==> flow/design.v <==
`timescale 1ns / 1ps
module gain_core #(
    parameter integer DWIDTH = 16,  
    parameter integer GWIDTH = 16,  
    parameter integer FBITS  = 12   
)(
    input  wire                     clk,
    input  wire                     rst_n,      
    input  wire                     ce,         
    input  wire                     en,         
    input  wire signed [DWIDTH-1:0] data_i,     
    input  wire signed [GWIDTH-1:0] data_gain,  
    output reg  signed [DWIDTH-1:0] data_o      
);
    wire signed [DWIDTH+GWIDTH-1:0] mult_raw;
    wire signed [DWIDTH+GWIDTH-1:0] mult_rounded;
    wire signed [DWIDTH+GWIDTH-1-FBITS:0] mult_scaled;
    localparam signed [DWIDTH-1:0] MAX_VAL = {1'b0, {(DWIDTH-1){1'b1}}};  
    localparam signed [DWIDTH-1:0] MIN_VAL = {1'b1, {(DWIDTH-1){1'b0}}};  
    assign mult_raw = data_i * data_gain;
    assign mult_rounded = mult_raw + (1 << (FBITS-1));
    assign mult_scaled = mult_rounded >>> FBITS;
    always @(posedge clk) begin
        if (!rst_n) begin
            data_o <= 0;
        end else if (ce) begin
            if (!en) begin
                data_o <= data_i;
            end else begin
                if (mult_scaled > MAX_VAL) begin
                    data_o <= MAX_VAL;
                end else if (mult_scaled < MIN_VAL) begin
                    data_o <= MIN_VAL;
                end else begin
                    data_o <= mult_scaled[DWIDTH-1:0];
                end
            end
        end
    end
endmodule
`timescale 1ns / 1ps
module axis_gain_wrapper #(
    parameter integer C_S_AXI_DATA_WIDTH = 32,
    parameter integer C_S_AXI_ADDR_WIDTH = 4,
    parameter integer AUDIO_WIDTH        = 16,
    parameter integer GAIN_FBITS         = 12
)(
    input  wire aclk,
    input  wire aresetn,
    input  wire [31:0] s_axis_tdata,
    input  wire        s_axis_tlast,
    input  wire        s_axis_tvalid,
    output wire        s_axis_tready,
    output wire [31:0] m_axis_tdata,
    output wire        m_axis_tlast,
    output wire        m_axis_tvalid,
    input  wire        m_axis_tready,
    input  wire [C_S_AXI_ADDR_WIDTH-1:0] s_axi_awaddr,
    input  wire                          s_axi_awvalid,
    output reg                           s_axi_awready,
    input  wire [C_S_AXI_DATA_WIDTH-1:0] s_axi_wdata,
    input  wire [3:0]                    s_axi_wstrb,
    input  wire                          s_axi_wvalid,
    output reg                           s_axi_wready,
    output reg  [1:0]                    s_axi_bresp,
    output reg                           s_axi_bvalid,
    input  wire                          s_axi_bready,
    input  wire [C_S_AXI_ADDR_WIDTH-1:0] s_axi_araddr,
    input  wire                          s_axi_arvalid,
    output reg                           s_axi_arready,
    output reg  [C_S_AXI_DATA_WIDTH-1:0] s_axi_rdata,
    output reg  [1:0]                    s_axi_rresp,
    output reg                           s_axi_rvalid,
    input  wire                          s_axi_rready
);
    reg [31:0] reg_control;
    reg [31:0] reg_gain_l;
    reg [31:0] reg_gain_r;
    wire [1:0] addr_w = s_axi_awaddr[3:2];
    wire [1:0] addr_r = s_axi_araddr[3:2];
    always @(posedge aclk) begin
        if (!aresetn) begin
            s_axi_awready <= 1'b0;
            s_axi_wready  <= 1'b0;
            s_axi_bvalid  <= 1'b0;
            s_axi_bresp   <= 2'b00;
            reg_control <= 32'b0;
            reg_gain_l  <= 32'h0000_1000;  
            reg_gain_r  <= 32'h0000_1000;
        end else begin
            if (!s_axi_awready && s_axi_awvalid && s_axi_wvalid) begin
                s_axi_awready <= 1'b1;
                s_axi_wready  <= 1'b1;
                case (addr_w)
                    2'h0: reg_control <= s_axi_wdata;
                    2'h1: reg_gain_l  <= s_axi_wdata;
                    2'h2: reg_gain_r  <= s_axi_wdata;
                    default: ;
                endcase
            end else begin
                s_axi_awready <= 1'b0;
                s_axi_wready  <= 1'b0;
            end
            if (s_axi_awready && !s_axi_bvalid) begin
                s_axi_bvalid <= 1'b1;
                s_axi_bresp  <= 2'b00;
            end else if (s_axi_bready) begin
                s_axi_bvalid <= 1'b0;
            end
        end
    end
    always @(posedge aclk) begin
        if (!aresetn) begin
            s_axi_arready <= 1'b0;
            s_axi_rvalid  <= 1'b0;
            s_axi_rdata   <= 32'b0;
            s_axi_rresp   <= 2'b00;
        end else begin
            if (!s_axi_arready && s_axi_arvalid) begin
                s_axi_arready <= 1'b1;
                s_axi_rvalid  <= 1'b1;
                case (addr_r)
                    2'h0: s_axi_rdata <= reg_control;
                    2'h1: s_axi_rdata <= reg_gain_l;
                    2'h2: s_axi_rdata <= reg_gain_r;
                    default: s_axi_rdata <= 32'b0;
                endcase
            end else begin
                s_axi_arready <= 1'b0;
                if (s_axi_rvalid && s_axi_rready)
                    s_axi_rvalid <= 1'b0;
            end
        end
    end
    reg valid_d;
    reg last_d;
    wire stream_ready = m_axis_tready || !valid_d;
    assign s_axis_tready = stream_ready;
    assign m_axis_tvalid = valid_d;
    assign m_axis_tlast  = last_d;
    wire core_ce     = stream_ready;
    wire gain_enable = reg_control[0];
    gain_core #(
        .DWIDTH(AUDIO_WIDTH),
        .GWIDTH(16),
        .FBITS (GAIN_FBITS)
    ) u_gain_l (
        .clk       (aclk),
        .rst_n     (aresetn),
        .ce        (core_ce),
        .en        (gain_enable),
        .data_i    (s_axis_tdata[15:0]),
        .data_gain (reg_gain_l[15:0]),
        .data_o    (m_axis_tdata[15:0])
    );
    gain_core #(
        .DWIDTH(AUDIO_WIDTH),
        .GWIDTH(16),
        .FBITS (GAIN_FBITS)
    ) u_gain_r (
        .clk       (aclk),
        .rst_n     (aresetn),
        .ce        (core_ce),
        .en        (gain_enable),
        .data_i    (s_axis_tdata[31:16]),
        .data_gain (reg_gain_r[15:0]),
        .data_o    (m_axis_tdata[31:16])
    );
    always @(posedge aclk) begin
        if (!aresetn) begin
            valid_d <= 1'b0;
            last_d  <= 1'b0;
        end else if (stream_ready) begin
            valid_d <= s_axis_tvalid;
            last_d  <= s_axis_tlast;
        end
    end
endmodule
* Tool chain data of axis_gain_wrapper
Tool output for the design above before and after an edit, in the order of the flow. Lines under "before" count in the file above, lines under "after" in the edited file. "change": "after" minus "before" as printed here. "relative change": 100 x difference / "before". Library cell names are shortened. Not given: n/a
Set-up: design top axis_gain_wrapper, clock input aclk, library sky130hd, timing corner tt_025C_1v80

* The edit
The edit as a unified diff against the file above. A script made this edit. It changes what the design does and was not meant as an optimisation.
begin of diff
@@ -154,17 +154,5 @@
         .data_o    (m_axis_tdata[15:0])
     );
-    gain_core #(
-        .DWIDTH(AUDIO_WIDTH),
-        .GWIDTH(16),
-        .FBITS (GAIN_FBITS)
-    ) u_gain_r (
-        .clk       (aclk),
-        .rst_n     (aresetn),
-        .ce        (core_ce),
-        .en        (gain_enable),
-        .data_i    (s_axis_tdata[31:16]),
-        .data_gain (reg_gain_r[15:0]),
-        .data_o    (m_axis_tdata[31:16])
-    );
+    assign m_axis_tdata[31:16] = 0;
     always @(posedge aclk) begin
         if (!aresetn) begin
end of diff

* After elaboration
Counts by Yosys on the flattened word-level netlist (proc, flatten, opt, wreduce; memories kept). Register bits leave out memories and registers merged into their read ports (data or address). Print and check cells are left out. Cells with the same type and inputs are merged into one.
Operators by class:
- add/subtract/negate cells | before 2, after 1, change -1, relative change -50.00%
- multiply operators | before 2, after 1, change -1, relative change -50.00%
- div/mod/pow operators | before 0, after 0, change 0
- magnitude comparators | before 4, after 2, change -2, relative change -50.00%
- equality and inequality tests | before 4, after 4, change 0, relative change 0.00%
- shift-type cells | before 0, after 0, change 0
- muxes and demuxes | before 13, after 10, change -3, relative change -23.08%
- bitwise operators | before 0, after 0, change 0
- reductions and logical operators | before 17, after 17, change 0, relative change 0.00%
Operators by type and width:
- 16-bit two-way mux | before 6, after 3, change -3, relative change -50.00%
- 32-bit by 13-bit adder with 32-bit output with constant B | before 2, after 1, change -1, relative change -50.00%
- 20-bit by 16-bit greater-than comparator with 1-bit output with constant B | before 2, after 1, change -1, relative change -50.00%
- 20-bit by 16-bit < comparator with 1-bit output with constant B | before 2, after 1, change -1, relative change -50.00%
- 16-bit by 16-bit multiplier with 32-bit output | before 2, after 1, change -1, relative change -50.00%
Unchanged operator kinds not shown: 10.
Storage and ports:
- bits in registers | before 166, after 150, change -16, relative change -9.64%
- bits in latches | before 0, after 0, change 0
- bits in writable memories | before 0, after 0, change 0
- bits in read-only memories | before 0, after 0, change 0
- clocked read ports x word width | before 0, after 0, change 0
- memory cells | before 0, after 0, change 0
- input port bits | before 86, after 86, change 0, relative change 0.00%
- output and inout port bits | before 76, after 76, change 0, relative change 0.00%
- elaborated cells | before 54, after 46, change -8, relative change -14.81%

* Logic depth
Longest topological path by Yosys (ltp), each cell counted once; first at word level (registers and memories cut), then after technology mapping (sequential cells cut; the memories' decode and read muxes count).
Depth:
- word-level depth | before 6, after 6, change 0, relative change 0.00%
- ABC_AREA | before 0, after 0
- depth in mapped cells | before 27, after 27, change 0, relative change 0.00%
- mapped depth without buffers | before 23, after 23, change 0, relative change 0.00%

* Netlist
The flow's flattened synthesis, as Yosys stat reports it; memories are mapped. The netlist is that of the ABC_AREA named above (0 if unset); the other value can give another one.
Synthesis totals:
- standard cells after synthesis | before 3002, after 1891, change -1111, relative change -37.01%
- synthesis area (µm²) | before 26113.8, after 16016.6, change -10097.2, relative change -38.67%
- sequential area (µm²) | before 3323.2, after 3002.9, change -320.3, relative change -9.64%
- mapped flip-flops | before 166, after 150, change -16, relative change -9.64%
- buffers | before 166, after 125, change -41, relative change -24.70%
Cell types:
- inv_1 | before 581, after 292, change -289, relative change -49.74%
- fa_1 | before 524, after 262, change -262, relative change -50.00%
- nand2_1 | before 490, after 351, change -139, relative change -28.37%
- and2_1 | before 237, after 118, change -119, relative change -50.21%
- ha_1 | before 154, after 77, change -77, relative change -50.00%
- clkbuf_1 | before 149, after 94, change -55, relative change -36.91%
- o21ai_0 | before 52, after 11, change -41, relative change -78.85%
- a21oi_1 | before 188, after 150, change -38, relative change -20.21%
- xnor2_1 | before 43, after 21, change -22, relative change -51.16%
- a21o_1 | before 24, after 7, change -17, relative change -70.83%
- buf_4 | before 5, after 22, change +17, relative change +340.00%
- dfxtp_1 | before 166, after 150, change -16, relative change -9.64%
- o21a_1 | before 17, after 2, change -15, relative change -88.24%
- xor2_1 | before 19, after 6, change -13, relative change -68.42%
- nor2_1 | before 118, after 130, change +12, relative change +10.17%
- a32oi_1 | before 0, after 10, change +10
- o21ai_1 | before 21, after 14, change -7, relative change -33.33%
- nand4_1 | before 14, after 7, change -7, relative change -50.00%
Unchanged cell types not shown: 4. The list need not be complete. By module: a second synthesis without flattening, with its own total; a netlist apart from the flattened one above.
Second synthesis, totals:
- cells (unflattened synthesis) | before 2946, after 1770, change -1176, relative change -39.92%
- area (unflattened synthesis) (µm²) | before 27203.6, after 16589.7, change -10613.9, relative change -39.02%
Rows give one instance, submodules left out.
Modules, before:
- gain_core | times used 2, cells 1192, area 10734.0 µm², sequential area 320.3 µm²
- axis_gain_wrapper | times used 1, cells 562, area 5735.5 µm², sequential area 2682.6 µm²
Modules, after:
- gain_core | times used 1, cells 1192, area 10734.0 µm², sequential area 320.3 µm²
- axis_gain_wrapper | times used 1, cells 578, area 5855.6 µm², sequential area 2682.6 µm²

* Timing after synthesis
OpenSTA on the mapped netlist: ideal clock, no wires. The path of least setup slack (recovery checks aside). Input and output delay are each 20% of the period. Register names are those of the netlist, which keeps one name where synthesis merged equal registers.
Timing path post-synthesis:
- kind | before input-to-reg, after input-to-reg
- start | before in s_axis_tdata[15], after in s_axis_tdata[15]
- end | before reg u_gain_l.data_o[2], after reg u_gain_l.data_o[10]
- period (ns) | before 8.0, after 8.0, change 0.0, relative change 0.00%
- external input delay (ns) | before 1.600, after 1.600, change 0.000, relative change 0.00%
- setup time (ns) | before 0.123, after 0.124, change +0.001
- time at the first pin (ns) | before 1.600, after 1.600, change 0.000, relative change 0.00%
- arrival (ns) | before 7.867, after 7.872, change +0.005, relative change +0.06%
- data required time (ns) | before 7.877, after 7.876, change -0.001, relative change -0.01%
- setup slack (ns) | before 0.011, after 0.004, change -0.007
- delay of the path (ns) | before 6.390, after 6.396, change +0.006, relative change +0.09%
- stages on the path | before 26, after 25, change -1, relative change -3.85%
- buffers on the path | before 3, after 4, change +1, relative change +33.33%
- period reached after synthesis (ns) | before 7.989, after 7.996, change +0.007, relative change +0.09%
"delay of the path" = arrival - input delay + setup time. "stages on the path" counts driving pins, that of a launching flip-flop among them; a cell with two outputs on the path counts twice. "period reached after synthesis" is the clock period less the worst setup slack; recovery checks do not enter. This is arithmetic on one report: input and output delays are still those of the set period (20% each). The rows between start and end are the longest chain of elaborated cells between them; the timing report does not say that the signal goes this way. Where chains are equally long, one stands for them. A line is the first line of the expression or statement that the cell stems from. Yosys adds cells for indexed reads and writes and turns some case tables into memories. A register here has more assigning lines than the two given.
On the way, post-synthesis, before: path through clkbuf_1 > clkbuf_1 > nand2_1 > fa_1 > inv_1 > fa_1 > inv_1 > fa_1 > inv_1 > fa_1 > inv_1 > fa_1 > inv_1 > fa_1 > ha_1 > nand4_1 > or2_2 > nor2_1 > o211ai_1 > nand2_1 > nor2_1 > xnor2_1 > o31ai_1 > buf_2 > o21a_1 > o21ai_0, cells in the longest elaborated chain 6, elaborated cells on any way between the ends 7, source lines of those cells 5, classes of those cells 1 x add/sub; 1 x mul; 2 x compare; 3 x mux
RTL lines, path post-synthesis, before:
- from (decl) | RTL line 50 | input  wire [31:0] s_axis_tdata,
- 16-bit by 16-bit multiplier with 32-bit output | RTL line 20 | assign mult_raw = data_i * data_gain;
- 32-bit by 13-bit adder with 32-bit output | RTL line 21 | assign mult_rounded = mult_raw + (1 << (FBITS-1));
- 20-bit by 16-bit < comparator with 1-bit output | RTL line 32 | end else if (mult_scaled < MIN_VAL) begin
- 16-bit two-way mux | RTL line 32
- 16-bit two-way mux | RTL line 30 | if (mult_scaled > MAX_VAL) begin
- 16-bit two-way mux | RTL line 27 | if (!en) begin
- to (assign) | RTL line 28 | data_o <= data_i;
- to (assign) | RTL line 35 | data_o <= mult_scaled[DWIDTH-1:0];
- to (decl) | RTL line 13 | output reg  signed [DWIDTH-1:0] data_o
On the way, post-synthesis, after: path through clkbuf_1 > clkbuf_1 > nand2_1 > fa_1 > inv_1 > fa_1 > inv_1 > fa_1 > fa_1 > fa_1 > fa_1 > inv_1 > ha_1 > clkbuf_2 > a211oi_1 > nand2_1 > o31ai_1 > o21ai_1 > a311oi_1 > o211ai_1 > nor2_1 > o211ai_4 > buf_6 > a32oi_1 > o21ai_1, cells in the longest elaborated chain 6, elaborated cells on any way between the ends 7, source lines of those cells 5, classes of those cells 1 x add/sub; 1 x mul; 2 x compare; 3 x mux
RTL lines, path post-synthesis, after:
- from (decl) | RTL line 50 | input  wire [31:0] s_axis_tdata,
- 16-bit by 16-bit multiplier with 32-bit output | RTL line 20 | assign mult_raw = data_i * data_gain;
- 32-bit by 13-bit adder with 32-bit output | RTL line 21 | assign mult_rounded = mult_raw + (1 << (FBITS-1));
- 20-bit by 16-bit < comparator with 1-bit output | RTL line 32 | end else if (mult_scaled < MIN_VAL) begin
- 16-bit two-way mux | RTL line 32
- 16-bit two-way mux | RTL line 30 | if (mult_scaled > MAX_VAL) begin
- 16-bit two-way mux | RTL line 27 | if (!en) begin
- to (assign) | RTL line 28 | data_o <= data_i;
- to (assign) | RTL line 35 | data_o <= mult_scaled[DWIDTH-1:0];
- to (decl) | RTL line 13 | output reg  signed [DWIDTH-1:0] data_o

* Timing after layout
From the final timing report of the runs of pair 1: the path of least setup slack in the routed layout; clock arrival at registers is part of the times.
Timing path post-layout:
- kind | before input-to-reg, after input-to-reg
- start | before in s_axis_tdata[7], after in s_axis_tdata[5]
- end | before reg u_gain_l.data_o[1], after reg u_gain_l.data_o[14]
- period (ns) | before 8.0, after 8.0, change 0.0, relative change 0.00%
- external input delay (ns) | before 1.60, after 1.60, change 0.00, relative change 0.00%
- setup time (ns) | before 0.11, after 0.05, change -0.06
- time at the first pin (ns) | before 1.60, after 1.60, change 0.00, relative change 0.00%
- arrival (ns) | before 8.08, after 8.24, change +0.16, relative change +1.98%
- data required time (ns) | before 8.36, after 8.37, change +0.01, relative change +0.12%
- setup slack (ns) | before 0.28, after 0.13, change -0.15
- stages on the path | before 25, after 25, change 0, relative change 0.00%
- buffers on the path | before 4, after 3, change -1, relative change -25.00%
The rows between start and end are the longest chain of elaborated cells between them; the timing report does not say that the signal goes this way. Where chains are equally long, one stands for them. A register here has more assigning lines than the two given.
On the way, post-layout, before: path through clkdlybuf4s50_1 > buf_12 > buf_4 > and2_1 > fa_1 > inv_1 > fa_1 > fa_1 > inv_1 > fa_1 > fa_1 > inv_1 > fa_1 > inv_1 > ha_1 > o211ai_1 > or4_1 > o22ai_2 > o21ai_2 > xor2_1 > inv_1 > o31ai_2 > buf_6 > o21a_1 > o21ai_0, cells in the longest elaborated chain 6, elaborated cells on any way between the ends 7, source lines of those cells 5, classes of those cells 1 x add/sub; 1 x mul; 2 x compare; 3 x mux
RTL lines, path post-layout, before:
- from (decl) | RTL line 50 | input  wire [31:0] s_axis_tdata,
- 16-bit by 16-bit multiplier with 32-bit output | RTL line 20 | assign mult_raw = data_i * data_gain;
- 32-bit by 13-bit adder with 32-bit output | RTL line 21 | assign mult_rounded = mult_raw + (1 << (FBITS-1));
- 20-bit by 16-bit < comparator with 1-bit output | RTL line 32 | end else if (mult_scaled < MIN_VAL) begin
- 16-bit two-way mux | RTL line 32
- 16-bit two-way mux | RTL line 30 | if (mult_scaled > MAX_VAL) begin
- 16-bit two-way mux | RTL line 27 | if (!en) begin
- to (assign) | RTL line 28 | data_o <= data_i;
- to (assign) | RTL line 35 | data_o <= mult_scaled[DWIDTH-1:0];
- to (decl) | RTL line 13 | output reg  signed [DWIDTH-1:0] data_o
On the way, post-layout, after: path through clkdlybuf4s50_1 > buf_6 > buf_4 > and2_1 > fa_1 > inv_1 > fa_1 > fa_1 > inv_1 > fa_1 > fa_1 > inv_1 > fa_1 > inv_1 > ha_1 > a21o_1 > a31oi_1 > o21a_1 > nand2_2 > o22a_1 > a311oi_2 > o311ai_4 > a2111oi_1 > o21ai_1 > nand3_1, cells in the longest elaborated chain 6, elaborated cells on any way between the ends 7, source lines of those cells 5, classes of those cells 1 x add/sub; 1 x mul; 2 x compare; 3 x mux
RTL lines, path post-layout, after:
- from (decl) | RTL line 50 | input  wire [31:0] s_axis_tdata,
- 16-bit by 16-bit multiplier with 32-bit output | RTL line 20 | assign mult_raw = data_i * data_gain;
- 32-bit by 13-bit adder with 32-bit output | RTL line 21 | assign mult_rounded = mult_raw + (1 << (FBITS-1));
- 20-bit by 16-bit < comparator with 1-bit output | RTL line 32 | end else if (mult_scaled < MIN_VAL) begin
- 16-bit two-way mux | RTL line 32
- 16-bit two-way mux | RTL line 30 | if (mult_scaled > MAX_VAL) begin
- 16-bit two-way mux | RTL line 27 | if (!en) begin
- to (assign) | RTL line 28 | data_o <= data_i;
- to (assign) | RTL line 35 | data_o <= mult_scaled[DWIDTH-1:0];
- to (decl) | RTL line 13 | output reg  signed [DWIDTH-1:0] data_o

* Measured runs
Runs of the flow (Yosys, OpenROAD) on both versions; the two runs of a pair have the same settings. The constraints put input and output delay at 20% of the set period each and load the outputs with 0.01 pF.
Flow settings, pair 1: period_ns 8.0, CAP_MARGIN 20, CORE_MARGIN 2, CORE_UTILIZATION 40, SLEW_MARGIN 20
Final reports, pair 1:
- cell area after synthesis (µm²) | before 26113.8, after 16016.6, change -10097.2, relative change -38.67%
- area inside the die boundary (µm²) | before 67345.4, after 41658.9, change -25686.5, relative change -38.14%
- standard-cell area after routing (µm²) | before 30979.7, after 19399.9, change -11579.8, relative change -37.38%
- utilization after routing (%) | before 48.1, after 48.9, change +0.8
- lowest setup slack (ns) | before 0.281, after 0.132, change -0.149
- total negative setup slack (ns) | before 0.000, after 0.000, change 0.000
- final worst hold slack (ns) | before 0.449, after 0.453, change +0.004
- total power of the final layout (mW) | before 3.330, after 2.679, change -0.651, relative change -19.55%
- achieved period (ns) | before 7.719, after 7.868, change +0.149, relative change +1.93%
Flow settings, pair 2: CORE_UTILIZATION 19, CTS_CLUSTER_DIAMETER 60, GPL_ROUTABILITY_DRIVEN 0, GPL_TIMING_DRIVEN 0, MAX_ROUTING_LAYER met4, PLACE_DENSITY_LB_ADDON 0.1, SLEW_MARGIN 30, TNS_END_PERCENT 65, period_ns 11.9, CAP_MARGIN 20, CORE_MARGIN 2
Final reports, pair 2:
- cell area after synthesis (µm²) | before 26113.8, after 16016.6, change -10097.2, relative change -38.67%
- area inside the die boundary (µm²) | before 140423.0, after 86636.0, change -53787.0, relative change -38.30%
- standard-cell area after routing (µm²) | before 30516.8, after 19212.2, change -11304.6, relative change -37.04%
- utilization after routing (%) | before 22.3, after 23.0, change +0.7
- lowest setup slack (ns) | before 1.363, after 1.898, change +0.535
- total negative setup slack (ns) | before 0.000, after 0.000, change 0.000
- final worst hold slack (ns) | before 0.450, after 0.453, change +0.003
- total power of the final layout (mW) | before 2.163, after 1.735, change -0.428, relative change -19.79%
- achieved period (ns) | before 10.537, after 10.002, change -0.535, relative change -5.08%
By "achieved period" is meant the clock period of the run minus its worst setup slack. This is arithmetic on one report: input and output delays are still those of the set period (20% each). "total power of the final layout" rests on the timing tool's default activity at the inputs, not on a simulated workload.
